==> flow/design.v <==
`timescale 1ns / 1ps
module cordic_sin(
    I_rst_n,         
    I_clk,           
    I_phase,         
    O_cos,           
    O_sin           
    );
    input wire I_rst_n;
    input wire I_clk;
    input wire [14 - 1: 0] I_phase;
    output reg [14 - 1: 0] O_cos ;
    output reg [14 - 1: 0] O_sin ;
    wire [14 - 1: 0] S_cos_0 = 14'd4477;
    wire [14 - 1: 0] S_sin_0 = 0;
    reg [14 - 1: 0] R_cos_1 ;
    reg [14 - 1: 0] R_sin_1 ;
    reg [14 - 1: 0] R_phs_1 ;
    reg [14 - 1: 0] R_cos_2 ;
    reg [14 - 1: 0] R_sin_2 ;
    reg [14 - 1: 0] R_phs_2 ;
    reg [14 - 1: 0] R_cos_3 ;
    reg [14 - 1: 0] R_sin_3 ;
    reg [14 - 1: 0] R_phs_3 ;
    reg [14 - 1: 0] R_cos_4 ;
    reg [14 - 1: 0] R_sin_4 ;
    reg [14 - 1: 0] R_phs_4 ;
    reg [14 - 1: 0] R_cos_5 ;
    reg [14 - 1: 0] R_sin_5 ;
    reg [14 - 1: 0] R_phs_5 ;
    reg [14 - 1: 0] R_cos_6 ;
    reg [14 - 1: 0] R_sin_6 ;
    reg [14 - 1: 0] R_phs_6 ;
    reg [14 - 1: 0] R_cos_7 ;
    reg [14 - 1: 0] R_sin_7 ;
    reg [14 - 1: 0] R_phs_7 ;
    reg [14 - 1: 0] R_cos_8 ;
    reg [14 - 1: 0] R_sin_8 ;
    reg [14 - 1: 0] R_phs_8 ;
    reg [14 - 1: 0] R_cos_9 ;
    reg [14 - 1: 0] R_sin_9 ;
    reg [14 - 1: 0] R_phs_9 ;
    reg [14 - 1: 0] R_cos_10 ;
    reg [14 - 1: 0] R_sin_10 ;
    reg [14 - 1: 0] R_phs_10 ;
    reg [14 - 1: 0] R_cos_11 ;
    reg [14 - 1: 0] R_sin_11 ;
    reg [14 - 1: 0] R_phs_11 ;
    reg [14 - 1: 0] R_cos_12 ;
    reg [14 - 1: 0] R_sin_12 ;
    reg [14 - 1: 0] R_phs_12 ;
    always@(posedge I_clk)
    begin
        if (I_rst_n == 1'b0) begin
            R_cos_1 <= 0;
            R_sin_1 <= 0;
            R_phs_1 <= 0;  
        end
        else begin
            if (I_phase[14 - 1] == 1'b0) begin
                R_cos_1 <= S_cos_0;
                R_sin_1 <= S_sin_0 + S_cos_0;
                R_phs_1 <= I_phase - 14'd1024;
            end
            else begin
                R_cos_1 <= S_cos_0;          
                R_sin_1 <= S_sin_0 - S_cos_0;          
                R_phs_1 <= I_phase + 14'd1024;
            end
        end
    end
    always@(posedge I_clk)                           
    begin                                            
        if (I_rst_n == 1'b0) begin                   
            R_cos_2 <= 0;                            
            R_sin_2 <= 0;                            
            R_phs_2 <= 0;                            
        end                                          
        else begin                                   
            if (R_phs_1[14 - 1] == 1'b0) begin
                R_cos_2 <= R_cos_1 - {R_sin_1[14-1],R_sin_1[14 - 1:1]};                
                R_sin_2 <= R_sin_1 + {R_cos_1[14-1],R_cos_1[14 - 1:1]};                   
                R_phs_2 <= R_phs_1 - 14'd605;        
            end                                      
            else begin                               
                R_cos_2 <= R_cos_1 + {R_sin_1[14-1],R_sin_1[14 - 1:1]};             
                R_sin_2 <= R_sin_1 - {R_cos_1[14-1],R_cos_1[14 - 1:1]};                   
                R_phs_2 <= R_phs_1 + 14'd605;        
            end                                      
        end                                          
    end
    always@(posedge I_clk)                                                           
    begin                                                                            
        if (I_rst_n == 1'b0) begin                                                   
            R_cos_3 <= 0;                                                            
            R_sin_3 <= 0;                                                            
            R_phs_3 <= 0;                                                            
        end                                                                          
        else begin                                                                   
            if (R_phs_2[14 - 1] == 1'b0) begin                                
                R_cos_3 <= R_cos_2 - {R_sin_2[14-1],R_sin_2[14-1],R_sin_2[14 - 1:2]};
                R_sin_3 <= R_sin_2 + {R_cos_2[14-1],R_cos_2[14-1],R_cos_2[14 - 1:2]};
                R_phs_3 <= R_phs_2 - 14'd319;                                        
            end                                                                      
            else begin                                                               
                R_cos_3 <= R_cos_2 + {R_sin_2[14-1],R_sin_2[14-1],R_sin_2[14 - 1:2]};
                R_sin_3 <= R_sin_2 - {R_cos_2[14-1],R_cos_2[14-1],R_cos_2[14 - 1:2]};
                R_phs_3 <= R_phs_2 + 14'd319;                                        
            end                                                                      
        end                                                                          
    end
    always@(posedge I_clk)                                                                                
    begin                                                                                                 
        if (I_rst_n == 1'b0) begin                                                                        
            R_cos_4 <= 0;                                                                                 
            R_sin_4 <= 0;                                                                                 
            R_phs_4 <= 0;                                                                                 
        end                                                                                               
        else begin                                                                                        
            if (R_phs_3[14 - 1] == 1'b0) begin                                                     
                R_cos_4 <= R_cos_3 - {R_sin_3[14-1],R_sin_3[14-1],R_sin_3[14-1],R_sin_3[14 - 1:3]};
                R_sin_4 <= R_sin_3 + {R_cos_3[14-1],R_cos_3[14-1],R_cos_3[14-1],R_cos_3[14 - 1:3]};
                R_phs_4 <= R_phs_3 - 14'd162;                                                             
            end                                                                                           
            else begin                                                                                    
                R_cos_4 <= R_cos_3 + {R_sin_3[14-1],R_sin_3[14-1],R_sin_3[14-1],R_sin_3[14 - 1:3]};
                R_sin_4 <= R_sin_3 - {R_cos_3[14-1],R_cos_3[14-1],R_cos_3[14-1],R_cos_3[14 - 1:3]};
                R_phs_4 <= R_phs_3 + 14'd162;                                                             
            end                                                                                           
        end                                                                                               
    end
    always@(posedge I_clk)                                                                                                     
    begin                                                                                                                      
        if (I_rst_n == 1'b0) begin                                                                                             
            R_cos_5 <= 0;                                                                                                      
            R_sin_5 <= 0;                                                                                                      
            R_phs_5 <= 0;                                                                                                      
        end                                                                                                                    
        else begin                                                                                                             
            if (R_phs_4[14 - 1] == 1'b0) begin                                                                          
                R_cos_5 <= R_cos_4 - {R_sin_4[14-1],R_sin_4[14-1],R_sin_4[14-1],R_sin_4[14-1],R_sin_4[14 - 1:4]};
                R_sin_5 <= R_sin_4 + {R_cos_4[14-1],R_cos_4[14-1],R_cos_4[14-1],R_cos_4[14-1],R_cos_4[14 - 1:4]};
                R_phs_5 <= R_phs_4 - 14'd81;                                                                                  
            end                                                                                                                
            else begin                                                                                                         
                R_cos_5 <= R_cos_4 + {R_sin_4[14-1],R_sin_4[14-1],R_sin_4[14-1],R_sin_4[14-1],R_sin_4[14 - 1:4]};
                R_sin_5 <= R_sin_4 - {R_cos_4[14-1],R_cos_4[14-1],R_cos_4[14-1],R_cos_4[14-1],R_cos_4[14 - 1:4]};
                R_phs_5 <= R_phs_4 + 14'd81;                                                                                  
            end                                                                                                                
        end                                                                                                                    
    end
    always@(posedge I_clk)                                                                                                                          
    begin                                                                                                                                           
        if (I_rst_n == 1'b0) begin                                                                                                                  
            R_cos_6 <= 0;                                                                                                                           
            R_sin_6 <= 0;                                                                                                                           
            R_phs_6 <= 0;                                                                                                                           
        end                                                                                                                                         
        else begin                                                                                                                                  
            if (R_phs_5[14 - 1] == 1'b0) begin                                                                                               
                R_cos_6 <= R_cos_5 - {R_sin_5[14-1],R_sin_5[14-1],R_sin_5[14-1],R_sin_5[14-1],R_sin_5[14-1],R_sin_5[14 - 1:5]};
                R_sin_6 <= R_sin_5 + {R_cos_5[14-1],R_cos_5[14-1],R_cos_5[14-1],R_cos_5[14-1],R_cos_5[14-1],R_cos_5[14 - 1:5]};
                R_phs_6 <= R_phs_5 - 14'd41;                                                                                                       
            end                                                                                                                                     
            else begin                                                                                                                              
                R_cos_6 <= R_cos_5 + {R_sin_5[14-1],R_sin_5[14-1],R_sin_5[14-1],R_sin_5[14-1],R_sin_5[14-1],R_sin_5[14 - 1:5]};
                R_sin_6 <= R_sin_5 - {R_cos_5[14-1],R_cos_5[14-1],R_cos_5[14-1],R_cos_5[14-1],R_cos_5[14-1],R_cos_5[14 - 1:5]};
                R_phs_6 <= R_phs_5 + 14'd41;                                                                                                       
            end                                                                                                                                     
        end                                                                                                                                         
    end
    always@(posedge I_clk)                                                                                                                                                
    begin                                                                                                                                                                 
        if (I_rst_n == 1'b0) begin                                                                                                                                        
            R_cos_7 <= 0;                                                                                                                                                 
            R_sin_7 <= 0;                                                                                                                                                 
            R_phs_7 <= 0;                                                                                                                                                 
        end                                                                                                                                                               
        else begin                                                                                                                                                        
            if (R_phs_6[14 - 1] == 1'b0) begin                                                                                                                     
                R_cos_7 <= R_cos_6 - {R_sin_6[14-1],R_sin_6[14-1],R_sin_6[14-1],R_sin_6[14-1],R_sin_6[14-1],R_sin_6[14-1],R_sin_6[14 - 1:6]}; 
                R_sin_7 <= R_sin_6 + {R_cos_6[14-1],R_cos_6[14-1],R_cos_6[14-1],R_cos_6[14-1],R_cos_6[14-1],R_cos_6[14-1],R_cos_6[14 - 1:6]}; 
                R_phs_7 <= R_phs_6 - 14'd20;                                                                                                                             
            end                                                                                                                                                           
            else begin                                                                                                                                                    
                R_cos_7 <= R_cos_6 + {R_sin_6[14-1],R_sin_6[14-1],R_sin_6[14-1],R_sin_6[14-1],R_sin_6[14-1],R_sin_6[14-1],R_sin_6[14 - 1:6]}; 
                R_sin_7 <= R_sin_6 - {R_cos_6[14-1],R_cos_6[14-1],R_cos_6[14-1],R_cos_6[14-1],R_cos_6[14-1],R_cos_6[14-1],R_cos_6[14 - 1:6]}; 
                R_phs_7 <= R_phs_6 + 14'd20;                                                                                                                             
            end                                                                                                                                                           
        end                                                                                                                                                               
    end                                                                                                                                                                   
    always@(posedge I_clk)                                                                                                                                                                    
    begin                                                                                                                                                                                     
        if (I_rst_n == 1'b0) begin                                                                                                                                                            
            R_cos_8 <= 0;                                                                                                                                                                     
            R_sin_8 <= 0;                                                                                                                                                                     
            R_phs_8 <= 0;                                                                                                                                                                     
        end                                                                                                                                                                                   
        else begin                                                                                                                                                                            
            if (R_phs_7[14 - 1] == 1'b0) begin                                                                                                                                         
                R_cos_8 <= R_cos_7 - {R_sin_7[14-1],R_sin_7[14-1],R_sin_7[14-1],R_sin_7[14-1],R_sin_7[14-1],R_sin_7[14-1],R_sin_7[14-1],R_sin_7[14 - 1:7]};
                R_sin_8 <= R_sin_7 + {R_cos_7[14-1],R_cos_7[14-1],R_cos_7[14-1],R_cos_7[14-1],R_cos_7[14-1],R_cos_7[14-1],R_cos_7[14-1],R_cos_7[14 - 1:7]};
                R_phs_8 <= R_phs_7 - 14'd10;                                                                                                                                                 
            end                                                                                                                                                                               
            else begin                                                                                                                                                                        
                R_cos_8 <= R_cos_7 + {R_sin_7[14-1],R_sin_7[14-1],R_sin_7[14-1],R_sin_7[14-1],R_sin_7[14-1],R_sin_7[14-1],R_sin_7[14-1],R_sin_7[14 - 1:7]};
                R_sin_8 <= R_sin_7 - {R_cos_7[14-1],R_cos_7[14-1],R_cos_7[14-1],R_cos_7[14-1],R_cos_7[14-1],R_cos_7[14-1],R_cos_7[14-1],R_cos_7[14 - 1:7]};
                R_phs_8 <= R_phs_7 + 14'd10;                                                                                                                                                 
            end                                                                                                                                                                               
        end                                                                                                                                                                                   
    end 
    always@(posedge I_clk)                                                                                                                                                                                                     
    begin                                                                                                                                                                                                                      
        if (I_rst_n == 1'b0) begin                                                                                                                                                                                             
            R_cos_9 <= 0;                                                                                                                                                                                                      
            R_sin_9 <= 0;                                                                                                                                                                                                      
            R_phs_9 <= 0;                                                                                                                                                                                                      
        end                                                                                                                                                                                                                    
        else begin                                                                                                                                                                                                             
            if (R_phs_8[14 - 1] == 1'b0) begin                                                                                                                                                                          
                R_cos_9 <= R_cos_8 - {R_sin_8[14-1],R_sin_8[14-1],R_sin_8[14-1],R_sin_8[14-1],R_sin_8[14-1],R_sin_8[14-1],R_sin_8[14-1],R_sin_8[14-1],R_sin_8[14 - 1:8]};            
                R_sin_9 <= R_sin_8 + {R_cos_8[14-1],R_cos_8[14-1],R_cos_8[14-1],R_cos_8[14-1],R_cos_8[14-1],R_cos_8[14-1],R_cos_8[14-1],R_cos_8[14-1],R_cos_8[14 - 1:8]};            
                R_phs_9 <= R_phs_8 - 14'd5;                                                                                                                                                                                  
            end                                                                                                                                                                                                                
            else begin                                                                                                                                                                                                         
                R_cos_9 <= R_cos_8 + {R_sin_8[14-1],R_sin_8[14-1],R_sin_8[14-1],R_sin_8[14-1],R_sin_8[14-1],R_sin_8[14-1],R_sin_8[14-1],R_sin_8[14-1],R_sin_8[14 - 1:8]};             
                R_sin_9 <= R_sin_8 - {R_cos_8[14-1],R_cos_8[14-1],R_cos_8[14-1],R_cos_8[14-1],R_cos_8[14-1],R_cos_8[14-1],R_cos_8[14-1],R_cos_8[14-1],R_cos_8[14 - 1:8]};             
                R_phs_9 <= R_phs_8 + 14'd5;                                                                                                                                                                                  
            end                                                                                                                                                                                                                
        end                                                                                                                                                                                                                    
    end
    always@(posedge I_clk)                                                                                                                                                                                                                       
    begin                                                                                                                                                                                                                                        
        if (I_rst_n == 1'b0) begin                                                                                                                                                                                                               
            R_cos_10 <= 0;                                                                                                                                                                                                                        
            R_sin_10 <= 0;                                                                                                                                                                                                                        
            R_phs_10 <= 0;                                                                                                                                                                                                                        
        end                                                                                                                                                                                                                                      
        else begin                                                                                                                                                                                                                               
            if (R_phs_9[14 - 1] == 1'b0) begin                                                                                                                                                                                            
                R_cos_10 <= R_cos_9 - {R_sin_9[14-1],R_sin_9[14-1],R_sin_9[14-1],R_sin_9[14-1],R_sin_9[14-1],R_sin_9[14-1],R_sin_9[14-1],R_sin_9[14-1],R_sin_9[14-1],R_sin_9[14 - 1:9]};         
                R_sin_10 <= R_sin_9 + {R_cos_9[14-1],R_cos_9[14-1],R_cos_9[14-1],R_cos_9[14-1],R_cos_9[14-1],R_cos_9[14-1],R_cos_9[14-1],R_cos_9[14-1],R_cos_9[14-1],R_cos_9[14 - 1:9]};         
                R_phs_10 <= R_phs_9 - 14'd3;                                                                                                                                                                                                    
            end                                                                                                                                                                                                                                  
            else begin                                                                                                                                                                                                                           
                R_cos_10 <= R_cos_9 + {R_sin_9[14-1],R_sin_9[14-1],R_sin_9[14-1],R_sin_9[14-1],R_sin_9[14-1],R_sin_9[14-1],R_sin_9[14-1],R_sin_9[14-1],R_sin_9[14-1],R_sin_9[14 - 1:9]};          
                R_sin_10 <= R_sin_9 - {R_cos_9[14-1],R_cos_9[14-1],R_cos_9[14-1],R_cos_9[14-1],R_cos_9[14-1],R_cos_9[14-1],R_cos_9[14-1],R_cos_9[14-1],R_cos_9[14-1],R_cos_9[14 - 1:9]};          
                R_phs_10 <= R_phs_9 + 14'd3;                                                                                                                                                                                                    
            end                                                                                                                                                                                                                                  
        end                                                                                                                                                                                                                                      
    end                                                                                                                                                                                                                                                        
    always@(posedge I_clk)                                                                                                                                                                                                                                     
    begin                                                                                                                                                                                                                                                      
        if (I_rst_n == 1'b0) begin                                                                                                                                                                                                                             
            R_cos_11 <= 0;                                                                                                                                                                                                                                     
            R_sin_11 <= 0;                                                                                                                                                                                                                                     
            R_phs_11 <= 0;                                                                                                                                                                                                                                     
        end                                                                                                                                                                                                                                                    
        else begin                                                                                                                                                                                                                                             
            if (R_phs_10[14 - 1] == 1'b0) begin                                                                                                                                                                                                          
                R_cos_11 <= R_cos_10 - {R_sin_10[14-1],R_sin_10[14-1],R_sin_10[14-1],R_sin_10[14-1],R_sin_10[14-1],R_sin_10[14-1],R_sin_10[14-1],R_sin_10[14-1],R_sin_10[14-1],R_sin_10[14-1],R_sin_10[14 - 1:10]}; 
                R_sin_11 <= R_sin_10 + {R_cos_10[14-1],R_cos_10[14-1],R_cos_10[14-1],R_cos_10[14-1],R_cos_10[14-1],R_cos_10[14-1],R_cos_10[14-1],R_cos_10[14-1],R_cos_10[14-1],R_cos_10[14-1],R_cos_10[14 - 1:10]}; 
                R_phs_11 <= R_phs_10 - 14'd1;                                                                                                                                                                                                                
            end                                                                                                                                                                                                                                                
            else begin                                                                                                                                                                                                                                         
                R_cos_11 <= R_cos_10 + {R_sin_10[14-1],R_sin_10[14-1],R_sin_10[14-1],R_sin_10[14-1],R_sin_10[14-1],R_sin_10[14-1],R_sin_10[14-1],R_sin_10[14-1],R_sin_10[14-1],R_sin_10[14-1],R_sin_10[14 - 1:10]};
                R_sin_11 <= R_sin_10 - {R_cos_10[14-1],R_cos_10[14-1],R_cos_10[14-1],R_cos_10[14-1],R_cos_10[14-1],R_cos_10[14-1],R_cos_10[14-1],R_cos_10[14-1],R_cos_10[14-1],R_cos_10[14-1],R_cos_10[14 - 1:10]};
                R_phs_11 <= R_phs_10 + 14'd1;                                                                                                                                                                                                                
            end                                                                                                                                                                                                                                                
        end                                                                                                                                                                                                                                                    
    end                                                                                                                                                                                                                                                                                                                                                          
    always@(posedge I_clk)                                                                                                                                                                                                                                     
    begin                                                                                                                                                                                                                                                      
        if (I_rst_n == 1'b0) begin                                                                                                                                                                                                                             
            R_cos_12 <= 0;                                                                                                                                                                                                                                     
            R_sin_12 <= 0;                                                                                                                                                                                                                                     
            R_phs_12 <= 0;                                                                                                                                                                                                                                     
        end                                                                                                                                                                                                                                                    
        else begin                                                                                                                                                                                                                                             
            if (R_phs_11[14 - 1] == 1'b0) begin                                                                                                                                                                                                          
                R_cos_12 <= R_cos_11 - {R_sin_11[14-1],R_sin_11[14-1],R_sin_11[14-1],R_sin_11[14-1],R_sin_11[14-1],R_sin_11[14-1],R_sin_11[14-1],R_sin_11[14-1],R_sin_11[14-1],R_sin_11[14-1],R_sin_11[14-1],R_sin_11[14 - 1:11]}; 
                R_sin_12 <= R_sin_11 + {R_cos_11[14-1],R_cos_11[14-1],R_cos_11[14-1],R_cos_11[14-1],R_cos_11[14-1],R_cos_11[14-1],R_cos_11[14-1],R_cos_11[14-1],R_cos_11[14-1],R_cos_11[14-1],R_cos_11[14-1],R_cos_11[14 - 1:11]}; 
                R_phs_12 <= R_phs_11 - 14'd1;                                                                                                                                                                                                                
            end                                                                                                                                                                                                                                                
            else begin                                                                                                                                                                                                                                         
                R_cos_12 <= R_cos_11 + {R_sin_11[14-1],R_sin_11[14-1],R_sin_11[14-1],R_sin_11[14-1],R_sin_11[14-1],R_sin_11[14-1],R_sin_11[14-1],R_sin_11[14-1],R_sin_11[14-1],R_sin_11[14-1],R_sin_11[14-1],R_sin_11[14 - 1:11]};
                R_sin_12 <= R_sin_11 - {R_cos_11[14-1],R_cos_11[14-1],R_cos_11[14-1],R_cos_11[14-1],R_cos_11[14-1],R_cos_11[14-1],R_cos_11[14-1],R_cos_11[14-1],R_cos_11[14-1],R_cos_11[14-1],R_cos_11[14-1],R_cos_11[14 - 1:11]};
                R_phs_12 <= R_phs_11 + 14'd1;                                                                                                                                                                                                                
            end                                                                                                                                                                                                                                                
        end                                                                                                                                                                                                                                                    
    end
    always@(posedge I_clk)                                                                                                                                                                                                                                     
    begin                                                                                                                                                                                                                                                      
        if (I_rst_n == 1'b0) begin                                                                                                                                                                                                                             
            O_cos <= 0;                                                                                                                                                                                                                                     
            O_sin <= 0;                                                                                                                                                                                                                                                                                                                                                                                                                                                                         
        end                                                                                                                                                                                                                                                    
        else begin                                                                                                                                                                                                                                             
            if (R_phs_12[14 - 1] == 1'b0) begin                                                                                                                                                                                                          
                O_cos <= R_cos_12 - {R_sin_12[14-1],R_sin_12[14-1],R_sin_12[14-1],R_sin_12[14-1],R_sin_12[14-1],R_sin_12[14-1],R_sin_12[14-1],R_sin_12[14-1],R_sin_12[14-1],R_sin_12[14-1],R_sin_12[14-1],R_sin_12[14-1],R_sin_12[14 - 1:12]}; 
                O_sin <= R_sin_12 + {R_cos_12[14-1],R_cos_12[14-1],R_cos_12[14-1],R_cos_12[14-1],R_cos_12[14-1],R_cos_12[14-1],R_cos_12[14-1],R_cos_12[14-1],R_cos_12[14-1],R_cos_12[14-1],R_cos_12[14-1],R_cos_12[14-1],R_cos_12[14 - 1:12]};                                                                                                                                                                                                             
            end                                                                                                                                                                                                                                                
            else begin                                                                                                                                                                                                                                         
                O_cos <= R_cos_12 + {R_sin_12[14-1],R_sin_12[14-1],R_sin_12[14-1],R_sin_12[14-1],R_sin_12[14-1],R_sin_12[14-1],R_sin_12[14-1],R_sin_12[14-1],R_sin_12[14-1],R_sin_12[14-1],R_sin_12[14-1],R_sin_12[14-1],R_sin_12[14 - 1:12]};
                O_sin <= R_sin_12 - {R_cos_12[14-1],R_cos_12[14-1],R_cos_12[14-1],R_cos_12[14-1],R_cos_12[14-1],R_cos_12[14-1],R_cos_12[14-1],R_cos_12[14-1],R_cos_12[14-1],R_cos_12[14-1],R_cos_12[14-1],R_cos_12[14-1],R_cos_12[14 - 1:12]};                                                                                                                                                                                                          
            end                                                                                                                                                                                                                                                
        end                                                                                                                                                                                                                                                    
    end
endmodule
`timescale 1ns / 1ps
module cordic_native(
    I_rst_n,                 
    I_clk,                   
    I_init_phase,            
    I_change_phase,           
    I_inc_phase,             
    O_cos,                   
    O_sin                    
    );
    input wire I_rst_n;
    input wire I_clk;
    input wire [14 - 1: 0] I_init_phase;
    input wire I_change_phase;
    input wire [14 - 1: 0] I_inc_phase;
    output reg [14 - 1: 0] O_cos;
    output reg [14 - 1: 0] O_sin;
    reg [14 - 1: 0] R_current_phase ;
    wire [14 - 1: 0] S_cos;
    wire [14 - 1: 0] S_sin;
    parameter DIR_FWD = 1'b0;
    parameter DIR_BAK = 1'b1;
    reg R_phase_dir ;
    reg R_cos_dir ;
    parameter MAX_PHASE = 14'd2047;
    parameter MIN_PHASE = -14'd2048;
    wire S_reach_top;  
    assign S_reach_top = (R_current_phase[14 - 1]==0)&&(R_current_phase + I_inc_phase > MAX_PHASE);
    wire S_reach_bottom;  
    assign S_reach_bottom = (R_current_phase[14 - 1]==1)&&(R_current_phase - I_inc_phase < MIN_PHASE);
    always@(posedge I_clk)
    begin
        if (I_rst_n == 0) R_phase_dir <= DIR_FWD;
        else begin
            if (R_phase_dir == DIR_FWD)
                if (S_reach_top) R_phase_dir <= DIR_BAK;
                else R_phase_dir <= DIR_FWD;
            else  
            begin
                if (S_reach_bottom) R_phase_dir <= DIR_FWD;
                else R_phase_dir <= DIR_BAK;
            end
        end
    end
    always @(posedge I_clk)
    begin
        if (I_rst_n == 0) R_current_phase <= I_init_phase;
        else if (I_change_phase == 1'b1) R_current_phase <= I_init_phase;
        else 
            case(R_phase_dir)
            DIR_FWD: if (S_reach_top) R_current_phase <= MAX_PHASE - (R_current_phase + I_inc_phase - MAX_PHASE);
                     else R_current_phase <= R_current_phase + I_inc_phase;
            DIR_BAK: if (S_reach_bottom) R_current_phase <= MIN_PHASE + (R_current_phase - I_inc_phase - MIN_PHASE);
                     else R_current_phase <= R_current_phase - I_inc_phase;
            endcase
    end 
    cordic_sin cordic_sin_inst(
       .I_rst_n(I_rst_n),         
       .I_clk(I_clk),           
       .I_phase(R_current_phase),         
       .O_cos(S_cos),           
       .O_sin(S_sin)           
       );
   reg [13-1:0] R_dir_delay ;
   always @(posedge I_clk)
   begin
       R_dir_delay[0] <= R_phase_dir;
       R_dir_delay[1] <= R_dir_delay[0];
       R_dir_delay[2] <= R_dir_delay[1];
       R_dir_delay[3] <= R_dir_delay[2];
       R_dir_delay[4] <= R_dir_delay[3];
       R_dir_delay[5] <= R_dir_delay[4];
       R_dir_delay[6] <= R_dir_delay[5];
       R_dir_delay[7] <= R_dir_delay[6];
       R_dir_delay[8] <= R_dir_delay[7];
       R_dir_delay[9] <= R_dir_delay[8];
       R_dir_delay[10] <= R_dir_delay[9];
       R_dir_delay[11] <= R_dir_delay[10];
       R_dir_delay[12] <= R_dir_delay[11];
       R_cos_dir <= R_dir_delay[12];
   end
   always @(posedge I_clk)
   begin
       O_sin <= S_sin;
       if (R_cos_dir == DIR_FWD) O_cos <= S_cos;
       else O_cos <= -S_cos;
   end
endmodule
== Tool chain data of cordic_native ==
What the tools print for cordic_native, step after step.
Line numbers count from 1 in the design file above.
A cell with n/a has no value.

* Top module: cordic_native
* Clock: I_clk
* Standard-cell library: sky130hd
* Timing corner: tt_025C_1v80

== Word level ==
Source: Yosys, flattened and elaborated, memories not mapped. Widths are those after wreduce; folded enables and synchronous resets count as part of the registers. Registers that Yosys merges into a memory's read port (data or address) are not register bits. Print and check cells do not count. Equal cells are merged and count once.

* Add/sub/neg operators: 79
* Order comparisons: 2
* Mux-type cells: 47
* Bitwise operators: 2
* Reductions and logical operators: 2

{| class="wikitable"
|+ Operator list
! operator !! number
|-
| 2-to-1 mux 14 bit || 42
|-
| adder 14 bit || 25
|-
| subtractor 14 bit || 25
|-
| adder 14 x 1 -> 14 bit with constant B || 2
|-
| subtractor 14 x 1 -> 14 bit with constant B || 2
|-
| subtractor 14 x 11 -> 14 bit with constant B || 2
|-
| parallel mux 14 bit (select 2 bit) || 1
|-
| subtractor 11 x 14 -> 14 bit with constant A || 1
|-
| adder 14 x 10 -> 14 bit with constant B || 1
|-
| subtractor 14 x 10 -> 14 bit with constant B || 1
|-
| adder 14 x 11 -> 14 bit with constant B || 1
|-
| greater-than comparator 14 x 11 -> 1 bit with constant B || 1
|-
| adder 14 bit with constant A || 1
|-
| subtractor 14 bit with constant B || 1
|-
| less-than comparator 14 bit with constant B || 1
|-
| adder 14 x 2 -> 14 bit with constant B || 1
|-
| subtractor 14 x 2 -> 14 bit with constant B || 1
|-
| adder 14 x 3 -> 14 bit with constant B || 1
|-
| subtractor 14 x 3 -> 14 bit with constant B || 1
|-
| adder 14 x 4 -> 14 bit with constant B || 1
|-
| subtractor 14 x 4 -> 14 bit with constant B || 1
|-
| adder 14 x 5 -> 14 bit with constant B || 1
|-
| subtractor 14 x 5 -> 14 bit with constant B || 1
|-
| adder 14 x 6 -> 14 bit with constant B || 1
|-
| subtractor 14 x 6 -> 14 bit with constant B || 1
|-
| adder 14 x 7 -> 14 bit with constant B || 1
|-
| subtractor 14 x 7 -> 14 bit with constant B || 1
|-
| adder 14 x 8 -> 14 bit with constant B || 1
|}

Not listed: further kinds 8, cells in them 12.

* Bits in registers: 589
* Input bits: 31
* Output and inout port bits: 28
* Elaborated cells: 176

== Longest topological paths ==
Longest topological path by Yosys (ltp), each cell counted once; first at word level (registers and memories cut), then after technology mapping (sequential cells cut; the memories' decode and read muxes count).

* Depth in word-level cells: 7
* ABC_AREA: 0
* Mapped depth: 16
* Mapped depth without buffers: 16

== Mapped cells and area ==
Yosys stat after the flow's synthesis: flattened, memories mapped to cells. It holds for the ABC_AREA given above (unset counts as 0); a run with the other value may have another netlist.
The area totals of this step are shown rounded.

* Cell count: 4224
* Cell area after synthesis: 36100 um^2
* Sequential area: 11000 um^2
* Flip-flops: 551
* Buffer cells: 104

{| class="wikitable"
|+ Cells by type
! cell type !! number !! total area (um^2)
|-
| sky130_fd_sc_hd__dfxtp_1 || 551 || 1.1E+04
|-
| sky130_fd_sc_hd__ha_1 || 498 || 6.23E+03
|-
| sky130_fd_sc_hd__xnor2_1 || 301 || 2.64E+03
|-
| sky130_fd_sc_hd__nor2_1 || 592 || 2.22E+03
|-
| sky130_fd_sc_hd__a21oi_1 || 350 || 1751.68
|-
| sky130_fd_sc_hd__xor2_1 || 161 || 1.41E+03
|-
| sky130_fd_sc_hd__inv_1 || 275 || 1032.24
|-
| sky130_fd_sc_hd__o21ai_0 || 203 || 1.02E+03
|-
| sky130_fd_sc_hd__o21bai_1 || 123 || 923.386
|-
| sky130_fd_sc_hd__nor3_1 || 173 || 865.83
|-
| sky130_fd_sc_hd__fa_1 || 39 || 780.749
|-
| sky130_fd_sc_hd__a21o_1 || 75 || 563.04
|-
| sky130_fd_sc_hd__nand2_1 || 119 || 446.678
|-
| sky130_fd_sc_hd__and2_1 || 71 || 444.176
|-
| sky130_fd_sc_hd__a211oi_1 || 52 || 390.374
|-
| sky130_fd_sc_hd__nand3_1 || 73 || 365.35
|-
| sky130_fd_sc_hd__mux2i_1 || 35 || 350.336
|-
| sky130_fd_sc_hd__clkbuf_1 || 86 || 322.81
|}

Not listed: further types 55, cells in them 447.
By module: a second synthesis without flattening, with its own total; a netlist apart from the flattened one above.

* Cells (unflattened synthesis): 4545
* Area total of the unflattened synthesis: 38600 um^2

Each row is one instance without its submodules.

{| class="wikitable"
|+ By module
! module !! times used !! cells !! area (um^2) !! sequential area (um^2)
|-
| cordic_sin || 1 || 4130 || 35000 || 9890
|-
| cordic_native || 1 || 415 || 3630 || 1140
|}

== Timing after synthesis ==
Source: OpenSTA report_checks on the synthesized netlist (no wires, ideal clock, input and output delay 20% of the period each), path of least setup slack; recovery checks are left aside. Register names are those of the netlist, which keeps one name where synthesis merged equal registers.

* Path type: input -> register
* From: input I_inc_phase[0]
* To: register R_current_phase[1]
* Clock period: 5.0 ns
* External input delay: 1.000 ns
* Library setup time: 0.069 ns
* Launch time at the first pin: 1.000 ns
* Arrival time: 3.458 ns
* Data required time: 4.931 ns
* Path slack: 1.473 ns
* Path delay: 2.527 ns
* Stages on the path: 12
* Buffers on the path: 0
* Period reached after synthesis: 3.527 ns

"path delay" = arrival - input delay + setup time.
"stages on the path": output pins that drive a net of the path, with the launching flip-flop's if there is one; two outputs of one cell count as two.
"period reached after synthesis" is the clock period less the worst setup slack; recovery checks do not enter. This is arithmetic on one report: input and output delays are still those of the set period (20% each).
The rows between start and end are the longest chain of elaborated cells between them; the timing report does not say that the signal goes this way. Where chains are equally long, one stands for them.
A line is the first line of the expression or statement that the cell stems from. Yosys adds cells for indexed reads and writes and turns some case tables into memories.
A register here has more assigning lines than the two given.

* Cells stage by stage: sky130_fd_sc_hd__ha_1 > sky130_fd_sc_hd__inv_1 > sky130_fd_sc_hd__fa_1 > sky130_fd_sc_hd__o21ba_2 > sky130_fd_sc_hd__o211a_1 > sky130_fd_sc_hd__o21ai_0 > sky130_fd_sc_hd__a21oi_1 > sky130_fd_sc_hd__or3_4 > sky130_fd_sc_hd__a31oi_2 > sky130_fd_sc_hd__mux2_1 > sky130_fd_sc_hd__mux2_2 > sky130_fd_sc_hd__o21ai_1
* Cells in the longest elaborated chain: 7
* Elaborated cells between the ends (all ways): 15
* Classes of those cells: 6 x add/sub; 2 x compare; 5 x mux; 2 x reduce/logical

{| class="wikitable"
|+ Ends and longest elaborated chain, after synthesis
! element !! RTL line !! source
|-
| start, declared || 324 || <nowiki>input wire [14 - 1: 0] I_inc_phase;</nowiki>
|-
| subtractor 14 bit x2 || 362 || <nowiki>DIR_BAK: if (S_reach_bottom) R_current_phase <= MIN_PHASE + (R_current_phase - I_inc_phase - MIN_PHASE);</nowiki>
|-
| adder 14 bit || 362 ||
|-
| 2-to-1 mux 14 bit || 362 ||
|-
| parallel mux 14 bit (select 2 bit) || 359 || <nowiki>case(R_phase_dir)</nowiki>
|-
| 2-to-1 mux 14 bit || 357 || <nowiki>else if (I_change_phase == 1'b1) R_current_phase <= I_init_phase;</nowiki>
|-
| 2-to-1 mux 14 bit || 356 || <nowiki>if (I_rst_n == 0) R_current_phase <= I_init_phase;</nowiki>
|-
| end, assigned || 356 ||
|-
| end, assigned || 357 ||
|-
| end, declared || 327 || <nowiki>reg [14 - 1: 0] R_current_phase ;</nowiki>
|}

== Path in the finished layout ==
From the final timing report of job 1: the path of least setup slack in the routed layout; clock arrival at registers is part of the times.

* Path type: input -> register
* From: input I_inc_phase[1]
* To: register R_current_phase[2]
* Clock period: 4.4 ns
* External input delay: 0.88 ns
* Library setup time: 0.07 ns
* Launch time at the first pin: 0.88 ns
* Arrival time: 4.07 ns
* Data required time: 4.93 ns
* Path slack: 0.87 ns
* Stages on the path: 12
* Buffers on the path: 1

The rows between start and end are the longest chain of elaborated cells between them; the timing report does not say that the signal goes this way. Where chains are equally long, one stands for them.
A register here has more assigning lines than the two given.

* Cells stage by stage: sky130_fd_sc_hd__clkdlybuf4s50_1 > sky130_fd_sc_hd__inv_1 > sky130_fd_sc_hd__ha_1 > sky130_fd_sc_hd__nor2b_1 > sky130_fd_sc_hd__o211ai_1 > sky130_fd_sc_hd__a211oi_2 > sky130_fd_sc_hd__nor3_1 > sky130_fd_sc_hd__xnor2_1 > sky130_fd_sc_hd__nand2_1 > sky130_fd_sc_hd__or4_1 > sky130_fd_sc_hd__a31o_1 > sky130_fd_sc_hd__a31oi_1
* Cells in the longest elaborated chain: 7
* Elaborated cells between the ends (all ways): 15
* Classes of those cells: 6 x add/sub; 2 x compare; 5 x mux; 2 x reduce/logical

{| class="wikitable"
|+ Ends and longest elaborated chain, post-layout
! element !! RTL line !! source
|-
| start, declared || 324 || <nowiki>input wire [14 - 1: 0] I_inc_phase;</nowiki>
|-
| subtractor 14 bit x2 || 362 || <nowiki>DIR_BAK: if (S_reach_bottom) R_current_phase <= MIN_PHASE + (R_current_phase - I_inc_phase - MIN_PHASE);</nowiki>
|-
| adder 14 bit || 362 ||
|-
| 2-to-1 mux 14 bit || 362 ||
|-
| parallel mux 14 bit (select 2 bit) || 359 || <nowiki>case(R_phase_dir)</nowiki>
|-
| 2-to-1 mux 14 bit || 357 || <nowiki>else if (I_change_phase == 1'b1) R_current_phase <= I_init_phase;</nowiki>
|-
| 2-to-1 mux 14 bit || 356 || <nowiki>if (I_rst_n == 0) R_current_phase <= I_init_phase;</nowiki>
|-
| end, assigned || 356 ||
|-
| end, assigned || 357 ||
|-
| end, declared || 327 || <nowiki>reg [14 - 1: 0] R_current_phase ;</nowiki>
|}

Memo
Re: implementation data of cordic_native

Below are 5 stored runs of the flow (Yosys, OpenROAD; platform sky130hd) on cordic_native, each with its settings and what was measured, unordered. Constraints: input delay and output delay 20% of the set period each, output load 0.01 pF.
By "achieved clock period" is meant the clock period of the run minus its worst setup slack. This is arithmetic on one report: input and output delays are still those of the set period (20% each).
By "allowed time less slack (worst setup path)" is meant the share of the clock period that the worst setup path is allowed (20% is reserved at inputs, 20% at outputs), minus its slack. Clock arrival times at its registers enter into it.
Measured values are rounded.

=== Job 1 ===
{| class="wikitable"
! Setting !! Value
|-
| CORE_UTILIZATION || 50
|-
| CTS_CLUSTER_SIZE || 88
|-
| GPL_TIMING_DRIVEN || 1
|-
| SETUP_SLACK_MARGIN || 0.72
|-
| period_ns || 4.4
|-
| CAP_MARGIN || 20
|-
| CORE_MARGIN || 2
|-
| SLEW_MARGIN || 20
|-
! Result !! Value
|-
| Mapped cell area after synthesis || 36100 um^2
|-
| Area inside the die boundary || 74400 um^2
|-
| Standard-cell area after layout || 40100 um^2
|-
| Post-route utilization || 56.1 %
|-
| Worst setup slack after layout || 0.868 ns
|-
| Post-route setup TNS || 0.000 ns
|-
| Worst hold slack in the final report || 0.299 ns
|-
| Achieved clock period || 3.532 ns
|-
| Allowed time less slack (worst setup path) || 2.65 ns
|-
| Class of the worst setup path || input -> register
|}

=== Job 2 ===
{| class="wikitable"
! Setting !! Value
|-
| ABC_AREA || 1
|-
| CAP_MARGIN || 15
|-
| CELL_PAD_IN_SITES_DETAIL_PLACEMENT || 0
|-
| CELL_PAD_IN_SITES_GLOBAL_PLACEMENT || 3
|-
| CORE_ASPECT_RATIO || 0.91
|-
| CORE_MARGIN || 3
|-
| CORE_UTILIZATION || 23
|-
| CTS_CLUSTER_DIAMETER || 255
|-
| GPL_ROUTABILITY_DRIVEN || 0
|-
| MAX_ROUTING_LAYER || met4
|-
| MIN_ROUTING_LAYER || met2
|-
| PLACE_DENSITY || 0.79
|-
| SLEW_MARGIN || 10
|-
| TNS_END_PERCENT || 50
|-
| period_ns || 3.27
|-
! Result !! Value
|-
| Mapped cell area after synthesis || 37500 um^2
|-
| Area inside the die boundary || 168000 um^2
|-
| Standard-cell area after layout || 43800 um^2
|-
| Post-route utilization || 27.2 %
|-
| Worst setup slack after layout || 0.263 ns
|-
| Post-route setup TNS || 0.000 ns
|-
| Worst hold slack in the final report || 0.325 ns
|-
| Achieved clock period || 3.007 ns
|-
| Allowed time less slack (worst setup path) || 3.01 ns
|-
| Class of the worst setup path || register -> register
|}

=== Job 3 ===
{| class="wikitable"
! Setting !! Value
|-
| CAP_MARGIN || 25
|-
| CELL_PAD_IN_SITES_GLOBAL_PLACEMENT || 3
|-
| CORE_MARGIN || 7
|-
| CORE_UTILIZATION || 40
|-
| CTS_CLUSTER_DIAMETER || 236
|-
| CTS_CLUSTER_SIZE || 43
|-
| HOLD_SLACK_MARGIN || 0.29
|-
| MAX_ROUTING_LAYER || met4
|-
| MIN_ROUTING_LAYER || met2
|-
| PLACE_DENSITY_LB_ADDON || 0.15
|-
| SLEW_MARGIN || 25
|-
| TNS_END_PERCENT || 55
|-
| period_ns || 3.95
|-
! Result !! Value
|-
| Mapped cell area after synthesis || 36100 um^2
|-
| Area inside the die boundary || 98800 um^2
|-
| Standard-cell area after layout || 38700 um^2
|-
| Post-route utilization || 43.1 %
|-
| Worst setup slack after layout || 0.330 ns
|-
| Post-route setup TNS || 0.000 ns
|-
| Worst hold slack in the final report || 0.343 ns
|-
| Achieved clock period || 3.620 ns
|-
| Allowed time less slack (worst setup path) || 3.62 ns
|-
| Class of the worst setup path || register -> register
|}

=== Job 4 ===
{| class="wikitable"
! Setting !! Value
|-
| CAP_MARGIN || 10
|-
| CORE_ASPECT_RATIO || 1.12
|-
| CORE_MARGIN || 9
|-
| CORE_UTILIZATION || 66
|-
| CTS_CLUSTER_DIAMETER || 313
|-
| MAX_ROUTING_LAYER || met5
|-
| PLACE_DENSITY_LB_ADDON || 0.2
|-
| SETUP_SLACK_MARGIN || 1.37
|-
| TNS_END_PERCENT || 25
|-
| period_ns || 4.93
|-
| SLEW_MARGIN || 20
|-
! Result !! Value
|-
| Mapped cell area after synthesis || 36100 um^2
|-
| Area inside the die boundary || 63400 um^2
|-
| Standard-cell area after layout || 39600 um^2
|-
| Post-route utilization || 73.5 %
|-
| Worst setup slack after layout || 1.40 ns
|-
| Post-route setup TNS || 0.000 ns
|-
| Worst hold slack in the final report || 0.326 ns
|-
| Achieved clock period || 3.529 ns
|-
| Allowed time less slack (worst setup path) || 3.53 ns
|-
| Class of the worst setup path || register -> register
|}

=== Job 5 ===
{| class="wikitable"
! Setting !! Value
|-
| CORE_UTILIZATION || 23
|-
| period_ns || 4.1
|-
| CAP_MARGIN || 20
|-
| CORE_MARGIN || 2
|-
| SLEW_MARGIN || 20
|-
! Result !! Value
|-
| Mapped cell area after synthesis || 36100 um^2
|-
| Area inside the die boundary || 160000 um^2
|-
| Standard-cell area after layout || 41400 um^2
|-
| Post-route utilization || 26.5 %
|-
| Worst setup slack after layout || 0.448 ns
|-
| Post-route setup TNS || 0.000 ns
|-
| Worst hold slack in the final report || 0.326 ns
|-
| Achieved clock period || 3.652 ns
|-
| Allowed time less slack (worst setup path) || 3.65 ns
|-
| Class of the worst setup path || register -> register
|}
